==> flow/design.v <==
module MIPS(
	input clk,
	input rst_n,
	input cpu_en,
	input [7:0] data_read,
	input ram_send,
	input ram_receive,
	output reg cpu_send,
	output reg cpu_receive,
	output reg cpu_ready,
	output reg [15:0] data_addr,
	output reg [7:0] data_store,
	output reg [1:0] mem_ctrl, 
	output reg done
	);
	reg [15:0] R [7:0]; 
	reg [15:0] PC,IR;
	reg [3:0] OP;
	reg [2:0] funct; 
	reg [2:0] state,next_state;
	parameter IDLE = 3'b000,
				 IF = 3'b001,
				 ID = 3'b010,
				 EX = 3'b011,
				 MEM = 3'b100,
				 WB = 3'b101;
	always@(posedge clk)
	begin
		if(~(rst_n&cpu_en))
		begin
			state <= IDLE;
		end
		else
		begin
			case(next_state)
				IDLE:state <= IDLE;
				IF:state <= IF;
				ID:state <= ID;
				EX:state <= EX;
				MEM:state <= MEM;
				WB:state <= WB;
				default:state <= state;
			endcase
		end
	end
	reg [15:0] rs,rt;
	reg [5:0] im;
	reg [11:0] addr;
	reg [15:0] temp;
	reg [1:0] read_cnt;
	reg [1:0] write_cnt;
	reg delay_cnt;
	reg delay_en;
	always@(posedge clk) 
	begin
		if(~(rst_n&cpu_en))
		begin
			cpu_ready <= 1'b0;
			delay_cnt <= 1'b0;
		end
		else if(delay_en)
		begin
			if(delay_cnt)
				cpu_ready <= 1'b0; 
			else
			begin
				cpu_ready <= 1'b1;
				delay_cnt <= 1'b1;
			end
		end
		else
		begin
			cpu_ready <= 1'b0;
			delay_cnt <= 1'b0;
		end
	end
	wire [15:0]PC_1;
	assign PC_1 = PC + 16'd2;
	always@(posedge clk)
	begin
		if(~(rst_n&cpu_en))
		begin
			{R[0],R[1],R[2],R[3],R[4],R[5],R[6],R[7]} <= 128'd0;
			{PC,IR} <= 32'd0;
			{rs,rt} <= 32'd0;
			im <= 6'd0;
			addr <= 12'd0;
			temp <= 16'd0;
			{cpu_receive,cpu_send} <= 2'b00;
			next_state <= IDLE;
			data_addr <= 16'd0;
			data_store <= 8'd0;
			OP <= 4'd0;
			IR <= 16'd0;
			funct <= 3'd0;
			delay_en <= 1'b0;
			done <= 1'b0;
			mem_ctrl <= 2'd0; 
			read_cnt <= 2'd0;
			write_cnt <= 2'd0;
		end
		else
		begin
			case(state)
				IDLE:
				begin
					done <= 1'b0;
					next_state <= IF;
					read_cnt <= 2'd0;
					write_cnt <= 2'd0;
					{cpu_receive,cpu_send} <= 2'b00;
					mem_ctrl <= 2'b00; 
				end
				IF:
				begin
					mem_ctrl <= 2'b10; 
					{cpu_receive,cpu_send} <= 2'b00; 
					if(read_cnt == 2'd0)
					begin
						data_addr <= PC;
						delay_en <= 1'b1;
						if(cpu_receive && ram_send) 
						begin
							cpu_receive <= 1'b0;
							delay_en <= 1'b0;
							read_cnt <= 2'd1;
						end
						else if(ram_send) 
						begin
							IR[15:8] <= data_read;
							if(IR[15:8] == data_read)
								cpu_receive <= 1'b1;
							else
								cpu_receive <= 1'b0;
						end
						else
						begin
							IR[15:8] <= IR[15:8];
							read_cnt <= 2'd0;
						end
					end
					else if(read_cnt == 2'd1)
					begin
						data_addr <= PC + 16'd1;
						delay_en <= 1'b1;
						if(cpu_receive && ram_send) 
						begin
							cpu_receive <= 1'b0;
							delay_en <= 1'b0;
							read_cnt <= 2'd2;
						end
						else if(ram_send) 
						begin
							IR[7:0] <= data_read;
							if(IR[7:0] == data_read)
								cpu_receive <= 1'b1;
							else
								cpu_receive <= 1'b0;
						end
						else
						begin
							IR[7:0] <= IR[7:0];
							read_cnt <= 2'd1;
						end
					end
					else if(read_cnt == 2'd2)
					begin
						next_state <= ID;
						PC <= PC + 16'd2;
						read_cnt <= 2'd0;
						mem_ctrl <= 2'b00; 
						{cpu_receive,cpu_send} <= 2'b00;
					end
					else
					begin
						next_state <= IF;
						PC <= PC;
					end
				end
				ID:
				begin
					OP <= IR[15:12];
					case(IR[11:9])
						3'd0:rs <= R[0];
						3'd1:rs <= R[1];
						3'd2:rs <= R[2];
						3'd3:rs <= R[3];
						3'd4:rs <= R[4];
						3'd5:rs <= R[5];
						3'd6:rs <= R[6];
						3'd7:rs <= R[7];
						default:rs <= 16'd0;
					endcase
					case(IR[8:6])
						3'd0:rt <= R[0];
						3'd1:rt <= R[1];
						3'd2:rt <= R[2];
						3'd3:rt <= R[3];
						3'd4:rt <= R[4];
						3'd5:rt <= R[5];
						3'd6:rt <= R[6];
						3'd7:rt <= R[7];
						default:rt <= 16'd0;
					endcase
					funct <= IR[2:0];
					im <= IR[5:0];
					addr <= IR[11:0];
					next_state <= EX;
				end
				EX:
				begin
					if(OP == 4'b0000) 
					begin
						case(funct)
							3'b000,3'b001:temp <= rs + rt; 
							3'b010,3'b011:temp <= rs - rt; 
							3'b100:temp <= (rs < rt) ? 16'd1:16'd0; 
							3'b101:temp <= rs & rt; 
							3'b110:temp <= rs | rt; 
							3'b111:PC <= rs; 
							default:temp <= 16'd0;
						endcase
					end
					else if(OP[3]) 
					begin
						case(OP)
							4'b1000:temp <= rs + {10'd0,im}; 
							4'b1001:temp <= rs - {10'd0,im}; 
							4'b1010:temp <= rs & {10'd0,im}; 
							4'b1011:temp <= rs | {10'd0,im}; 
							4'b1110:PC <= (rs==rt) ? (PC+16'd2+im<<1):PC; 
							4'b1111:PC <= (rs!=rt) ? (PC+16'd2+im<<1):PC; 
							default:temp <= 16'd0;
						endcase
					end
					else if(OP[2]) 
					begin
						if(OP == 4'b0100) 
							PC <= {PC_1[15:12],addr};
						else if(OP == 4'b0101) 
						begin
							R[7] <= PC;
							PC <= {PC_1[15:12],addr};
						end
					end
					else
						next_state <= IDLE;
					next_state <= MEM;
					read_cnt <= 2'd0;
					write_cnt <= 2'd0;
					data_addr <= 16'd0;
				end
				MEM:
				begin
					case(OP)
						4'b1100: 
							begin
								mem_ctrl <= 2'b10; 
								{cpu_receive,cpu_send} <= 2'b00; 
								if(read_cnt == 2'd0)
								begin
									data_addr <= rs + {10'd0,im};
									delay_en <= 1'b1;
									if(cpu_receive && ram_send) 
									begin
										cpu_receive <= 1'b0;
										delay_en <= 1'b0;
										read_cnt <= 2'd1;
									end
									else if(ram_send) 
									begin
										temp[15:8] <= data_read;
										if(temp[15:8] == data_read)
											cpu_receive <= 1'b1;
										else
											cpu_receive <= 1'b0;
									end
									else
									begin
										temp[15:8] <= temp[15:8];
										read_cnt <= 2'd0;
									end
								end
								else if(read_cnt == 2'd1)
								begin
									data_addr <= rs + {10'd0,im} + 16'd1;
									delay_en <= 1'b1;
									if(cpu_receive && ram_send) 
									begin
										cpu_receive <= 1'b0;
										delay_en <= 1'b0;
										read_cnt <= 2'd2;
									end
									else if(ram_send) 
									begin
										temp[7:0] <= data_read;
										if(temp[7:0] == data_read)
											cpu_receive <= 1'b1;
										else
											cpu_receive <= 1'b0;
									end
									else
									begin
										temp[7:0] <= temp[7:0];
										read_cnt <= 2'd1;
									end
								end
								else if(read_cnt == 2'd2)
								begin
									next_state <= WB;
									read_cnt <= 2'd0;
									mem_ctrl <= 2'b00; 
									{cpu_receive,cpu_send} <= 2'b00;
								end
								else
								begin
									next_state <= MEM;
									temp <= temp;
								end
							end
						4'b1101: 
							begin
								mem_ctrl <= 2'b01; 
								{cpu_receive,cpu_send} <= 2'b00; 
								if(write_cnt == 2'd0)
								begin
									data_addr <= rs + {10'd0,im};
									data_store <= rt[15:8];
									if(cpu_send && ram_receive)
									begin
										cpu_send <= 1'b0;
										write_cnt <= 2'd1;
									end
									else if(data_store == rt[15:8])
										cpu_send <= 1'b1;
									else
									begin
										cpu_send <= 1'b0;
										write_cnt <= 2'd0;
									end
								end
								else if(write_cnt == 2'd1)
								begin
									data_addr <= rs + {10'd0,im} + 16'd1;
									data_store <= rt[7:0];
									if(cpu_send && ram_receive)
									begin
										cpu_send <= 1'b0;
										write_cnt <= 2'd2;
									end
									else if(data_store == rt[7:0])
										cpu_send <= 1'b1;
									else
									begin
										cpu_send <= 1'b0;
										write_cnt <= 2'd1;
									end
								end
								else if(write_cnt == 2'd2)
								begin
									next_state <= WB;
									write_cnt <= 2'd0;
									mem_ctrl <= 2'b00; 
									{cpu_receive,cpu_send} <= 2'b00;
								end
								else
								begin
									next_state <= MEM;
									write_cnt <= write_cnt;
								end
							end
						default:
							begin
								mem_ctrl <= 2'b00; 
								temp <= temp;
								data_store <= 8'd0;
								data_addr <= 8'd0;
								next_state <= WB;
							end
					endcase
				end
				WB:
				begin
					if(OP == 4'b0000) 
					begin
						case(IR[5:3])
							3'd0:R[0] <= temp;
							3'd1:R[1] <= temp;
							3'd2:R[2] <= temp;
							3'd3:R[3] <= temp;
							3'd4:R[4] <= temp;
							3'd5:R[5] <= temp;
							3'd6:R[6] <= temp;
							3'd7:R[7] <= temp;
						endcase
					end
					else if(OP[3]) 
					begin
						if((OP[3:2] == 2'b10) | (OP == 4'b1100)) 
						begin
							case(IR[8:6])
								3'd0:R[0] <= temp;
								3'd1:R[1] <= temp;
								3'd2:R[2] <= temp;
								3'd3:R[3] <= temp;
								3'd4:R[4] <= temp;
								3'd5:R[5] <= temp;
								3'd6:R[6] <= temp;
								3'd7:R[7] <= temp;
							endcase
						end
					end
					else 
						{R[0],R[1],R[2],R[3],R[4],R[5],R[6],R[7]} <= {R[0],R[1],R[2],R[3],R[4],R[5],R[6],R[7]};
					done <= 1'b1;
					next_state <= IDLE;
				end
			endcase
		end
	end
endmodule
Ticket comment

* Step by step through the tools: MIPS *
Module MIPS before and after one edit of its RTL, step after step.
"original" refers to lines of the RTL above, "edited" to lines of the edited file.
"difference" is "edited" less "original", of the values as shown; "relative change" is that difference over "original", in percent.
Operators: Yosys type, input widths -> output width; for muxes data width and select width s.
A cell with -- has no value.

inputs
  design top = MIPS
  clock = clk
  library = sky130hd
  timing corner = tt_025C_1v80

* The edit *
The edit as a unified diff against the file above.
The edit is scripted: it alters the design's behaviour and was not made to optimise anything.

begin of diff
@@ -3,5 +3,5 @@
 	input rst_n,
 	input cpu_en,
-	input [7:0] data_read,
+	input [7:0] data_read_i,
 	input ram_send,
 	input ram_receive,
@@ -14,4 +14,6 @@
 	output reg done
 	);
+	reg [7:0] data_read;
+	always @(posedge clk) data_read <= data_read_i;
 	reg [15:0] R [7:0]; 
 	reg [15:0] PC,IR;
end of diff

* Elaborated design *
Yosys after proc, flatten, opt, wreduce and memory -nomap, before mapping. Print and check cells are not counted. Equal cells are merged and count once.

word-level totals
  element                  original  edited  difference  relative change (%)
  register bits            275       283     +8          +2.91
  output and inout bits    30        30      0           0.00
  cells after elaboration  378       379     +1          +0.26

cells by class
  element                           original  edited  difference  relative change (%)
  $add $sub $neg                    8         8       0           0.00
  $lt $le $gt $ge                   1         1       0           0.00
  eq/ne operators                   108       108     0           0.00
  multiplexer cells                 161       161     0           0.00
  bitwise gates (word level)        9         9       0           0.00
  reductions and logical operators  59        59      0           0.00

Operator kinds equal on both sides are left out: 63.

* Logic depth *
Longest topological path by Yosys (ltp), each cell counted once; first at word level (registers and memories cut), then after technology mapping (sequential cells cut; the memories' decode and read muxes count).

logic depth
  element                    original  edited  difference  relative change (%)
  depth in word-level cells  8         8       0           0.00
  ABC_AREA                   0         0       --          --
  depth in mapped cells      13        13      0           0.00

* Mapped cells and area *
The flow's flattened synthesis, as Yosys stat reports it; memories are mapped. The netlist is that of the ABC_AREA named above (0 if unset); the other value can give another one.

synthesis totals
  element                original  edited    difference  relative change (%)
  mapped cells           2,281     2,336     +55         +2.41
  synthesis area (µm²)   18,838.1  18,893.1  +55.0       +0.29
  sequential area (µm²)  5,485.3   5,645.4   +160.1      +2.92
  flip-flop cells        274       282       +8          +2.92
  buffers                199       194       -5          -2.51

cell types
  cell                       original  edited  difference  relative change (%)
  sky130_fd_sc_hd__nor2_1    285       334     +49         +17.19
  sky130_fd_sc_hd__nand2_1   163       134     -29         -17.79
  sky130_fd_sc_hd__nor3_1    39        67      +28         +71.79
  sky130_fd_sc_hd__a21oi_1   136       162     +26         +19.12
  sky130_fd_sc_hd__a221oi_1  14        40      +26         +185.71
  sky130_fd_sc_hd__o211ai_1  36        20      -16         -44.44
  sky130_fd_sc_hd__mux4_2    35        19      -16         -45.71
  sky130_fd_sc_hd__o221ai_1  21        37      +16         +76.19
  sky130_fd_sc_hd__a211oi_1  45        32      -13         -28.89
  sky130_fd_sc_hd__o22ai_1   8         20      +12         +150.00
  sky130_fd_sc_hd__xnor2_1   82        71      -11         -13.41
  sky130_fd_sc_hd__mux2_2    11        20      +9          +81.82
  sky130_fd_sc_hd__dfxtp_1   274       282     +8          +2.92
  sky130_fd_sc_hd__o21ai_0   114       106     -8          -7.02
  sky130_fd_sc_hd__nand3_1   47        39      -8          -17.02
  sky130_fd_sc_hd__and3_1    17        9       -8          -47.06
  sky130_fd_sc_hd__clkbuf_1  150       156     +6          +4.00
  sky130_fd_sc_hd__buf_2     11        17      +6          +54.55

Cell types equal on both sides are left out: 12.
Not every row of either side is listed.

* Worst setup path after synthesis *
Path of least setup slack by OpenSTA after synthesis, without wires, with an ideal clock, recovery checks aside; 20% of the period is set as input and as output delay. Where synthesis merged equal registers, the netlist keeps one of their names.

timing path post-synthesis
  element                              original                 edited                   difference  relative change (%)
  path type                            input port to flip-flop  input port to flip-flop  --          --
  start point                          input port ram_send      input port ram_send      --          --
  end point                            register temp[14]        register temp[13]        --          --
  period (ns)                          10.0                     10.0                     0.0         0.00
  external input delay (ns)            2.000                    2.000                    0.000       0.00
  launch time at the first pin (ns)    2.000                    2.000                    0.000       0.00
  arrival time (ns)                    3.460                    3.344                    -0.116      -3.35
  slack (ns)                           6.409                    6.569                    +0.160      --
  path delay (ns)                      1.591                    1.431                    -0.160      -10.06
  stages                               7                        6                        -1          -14.29
  path buffers                         0                        1                        +1          --
  period reached after synthesis (ns)  3.591                    3.431                    -0.160      -4.46

"path delay" = arrival - input delay + setup time.
"stages" counts driving pins, that of a launching flip-flop among them; a cell with two outputs on the path counts twice.
"period reached after synthesis" = period - worst setup slack (recovery checks aside). The figure is calculated, with input and output delays left at 20% of the set period.
The rows between start and end are the longest chain of elaborated cells between them; the timing report does not say that the signal goes this way. Where chains are equally long, one stands for them.
Each line given opens the expression or statement behind the cell; cells for indexed reads and writes are added by Yosys, which also makes memories of some case tables.
A register here has more assigning lines than the two given.

on the way, post-synthesis, original
  path through = sky130_fd_sc_hd__nor2b_1 > sky130_fd_sc_hd__o21ai_0 > sky130_fd_sc_hd__nor3_2 > sky130_fd_sc_hd__nor2_1 > sky130_fd_sc_hd__a32o_1 > sky130_fd_sc_hd__a2111oi_0 > sky130_fd_sc_hd__nor3_1
  cells in the longest elaborated chain = 5

ends and longest elaborated chain, post-synthesis, original
  element             RTL line  RTL
  start: declaration  6         input ram_send,
  $mux 8              270       else if(ram_send)
  $mux 8              264       if(cpu_receive && ram_send)
  $mux 8              260       if(read_cnt == 2'd0)
  $mux 8              255       case(OP)
  $pmux 8 s2          104       case(state)
  end: assignment     215       3'b000,3'b001:temp <= rs + rt;
  end: assignment     216       3'b010,3'b011:temp <= rs - rt;
  end: declaration    49        reg [15:0] temp;

on the way, post-synthesis, edited
  path through = sky130_fd_sc_hd__nor2b_1 > sky130_fd_sc_hd__o21ai_0 > sky130_fd_sc_hd__a311oi_1 > sky130_fd_sc_hd__clkbuf_1 > sky130_fd_sc_hd__nand3_1 > sky130_fd_sc_hd__o31ai_1
  cells in the longest elaborated chain = 5

ends and longest elaborated chain, post-synthesis, edited
  element             RTL line  RTL
  start: declaration  6         input ram_send,
  $mux 8              272       else if(ram_send)
  $mux 8              266       if(cpu_receive && ram_send)
  $mux 8              262       if(read_cnt == 2'd0)
  $mux 8              257       case(OP)
  $pmux 8 s2          106       case(state)
  end: assignment     217       3'b000,3'b001:temp <= rs + rt;
  end: assignment     218       3'b010,3'b011:temp <= rs - rt;
  end: declaration    51        reg [15:0] temp;

* Timing after layout *
Path of least setup slack in the final report of each run of set A (OpenROAD, finished layout, wires in). Where an end is a register, its clock arrival counts in the times.

timing path post-layout
  element                            original                 edited                   difference  relative change (%)
  path type                          input port to flip-flop  input port to flip-flop  --          --
  start point                        input port rst_n         input port ram_send      --          --
  end point                          register next_state      register temp[7]         --          --
  period (ns)                        10.0                     10.0                     0.0         0.00
  external input delay (ns)          2.00                     2.00                     0.00        0.00
  launch time at the first pin (ns)  2.00                     2.00                     0.00        0.00
  arrival time (ns)                  4.69                     4.74                     +0.05       +1.07
  slack (ns)                         5.74                     5.70                     -0.04       --
  stages                             7                        9                        +2          +28.57
  path buffers                       2                        1                        -1          -50.00

An end named without its bit number is one bit of that signal or, where synthesis recoded a state register, one of its new flip-flops.
The rows between start and end are the longest chain of elaborated cells between them; the timing report does not say that the signal goes this way. Where chains are equally long, one stands for them.
A register here has more assigning lines than the two given.

on the way, post-layout, original
  path through = sky130_fd_sc_hd__clkdlybuf4s50_1 > sky130_fd_sc_hd__nand2_4 > sky130_fd_sc_hd__buf_12 > sky130_fd_sc_hd__nor2_1 > sky130_fd_sc_hd__o21ai_0 > sky130_fd_sc_hd__o211ai_1 > sky130_fd_sc_hd__a211o_1

ends and longest elaborated chain, post-layout, original
  element             RTL line  RTL
  start: declaration  3         input rst_n,
  end: assignment     90        next_state <= IDLE;
  end: assignment     108       next_state <= IF;
  end: declaration    20        reg [2:0] state,next_state;

original: No chain of elaborated cells between the ends is given.

on the way, post-layout, edited
  path through = sky130_fd_sc_hd__clkdlybuf4s50_1 > sky130_fd_sc_hd__nor2b_1 > sky130_fd_sc_hd__o21ai_0 > sky130_fd_sc_hd__a31oi_1 > sky130_fd_sc_hd__nand2_1 > sky130_fd_sc_hd__nor2_1 > sky130_fd_sc_hd__o311ai_0 > sky130_fd_sc_hd__a21oi_1 > sky130_fd_sc_hd__nor3_1
  cells in the longest elaborated chain = 6

ends and longest elaborated chain, post-layout, edited
  element             RTL line  RTL
  start: declaration  6         input ram_send,
  $mux 8              296       else if(ram_send)
  $mux 8              290       if(cpu_receive && ram_send)
  $mux 8              286       else if(read_cnt == 2'd1)
  $mux 8              262       if(read_cnt == 2'd0)
  $mux 8              257       case(OP)
  $pmux 8 s2          106       case(state)
  end: assignment     217       3'b000,3'b001:temp <= rs + rt;
  end: assignment     218       3'b010,3'b011:temp <= rs - rt;
  end: declaration    51        reg [15:0] temp;

* Flow runs *
Both versions went through the flow (Yosys, OpenROAD) with the same settings in each pair. Constraints: input delay and output delay 20% of the set period each, output load 0.01 pF.

flow settings, set A
  period_ns = 10.0
  CAP_MARGIN = 20
  CORE_MARGIN = 2
  CORE_UTILIZATION = 40
  SLEW_MARGIN = 20

results, set A
  element                                       original  edited    difference  relative change (%)
  cell area after synthesis (µm²)               18,838.1  18,893.1  +55.0       +0.29
  die outline area (µm²)                        48,847.6  48,987.0  +139.4      +0.29
  standard-cell area of the final layout (µm²)  20,749.9  20,751.2  +1.3        +0.01
  utilization                                   0.446     0.446     0.000       --
  worst setup slack after layout (ns)           5.736     5.695     -0.041      --
  post-route setup TNS (ns)                     0.000     0.000     0.000       --
  worst hold slack in the final report (ns)     0.411     0.403     -0.008      --
  power consumption (µW)                        2,468     2,356     -112        -4.54
  clock period achieved (ns)                    4.264     4.305     +0.041      +0.96

flow settings, set B
  ABC_AREA = 1
  CAP_MARGIN = 20
  CELL_PAD_IN_SITES_GLOBAL_PLACEMENT = 0
  CORE_ASPECT_RATIO = 1.05
  CORE_UTILIZATION = 26
  GPL_ROUTABILITY_DRIVEN = 1
  HOLD_SLACK_MARGIN = 0.06
  MIN_ROUTING_LAYER = met1
  PLACE_DENSITY = 0.78
  TNS_END_PERCENT = 35
  period_ns = 2.41
  CORE_MARGIN = 2
  SLEW_MARGIN = 20

results, set B
  element                                       original  edited    difference  relative change (%)
  cell area after synthesis (µm²)               17,972.2  18,101.1  +128.9      +0.72
  die outline area (µm²)                        71,243.9  71,746.4  +502.5      +0.71
  standard-cell area of the final layout (µm²)  23,847.9  24,030.5  +182.6      +0.77
  utilization                                   0.349     0.347     -0.002      --
  worst setup slack after layout (ns)           -0.150    -0.072    +0.078      --
  post-route setup TNS (ns)                     -0.768    -0.198    +0.570      --
  worst hold slack in the final report (ns)     0.394     0.345     -0.049      --
  power consumption (µW)                        9,885     9,697     -188        -1.90
  clock period achieved (ns)                    2.560     2.482     -0.078      -3.05

"clock period achieved" = clock period - worst setup slack. The figure is calculated, with input and output delays left at 20% of the set period.
"power consumption" is the tool's figure for a default switching activity; nothing was simulated.
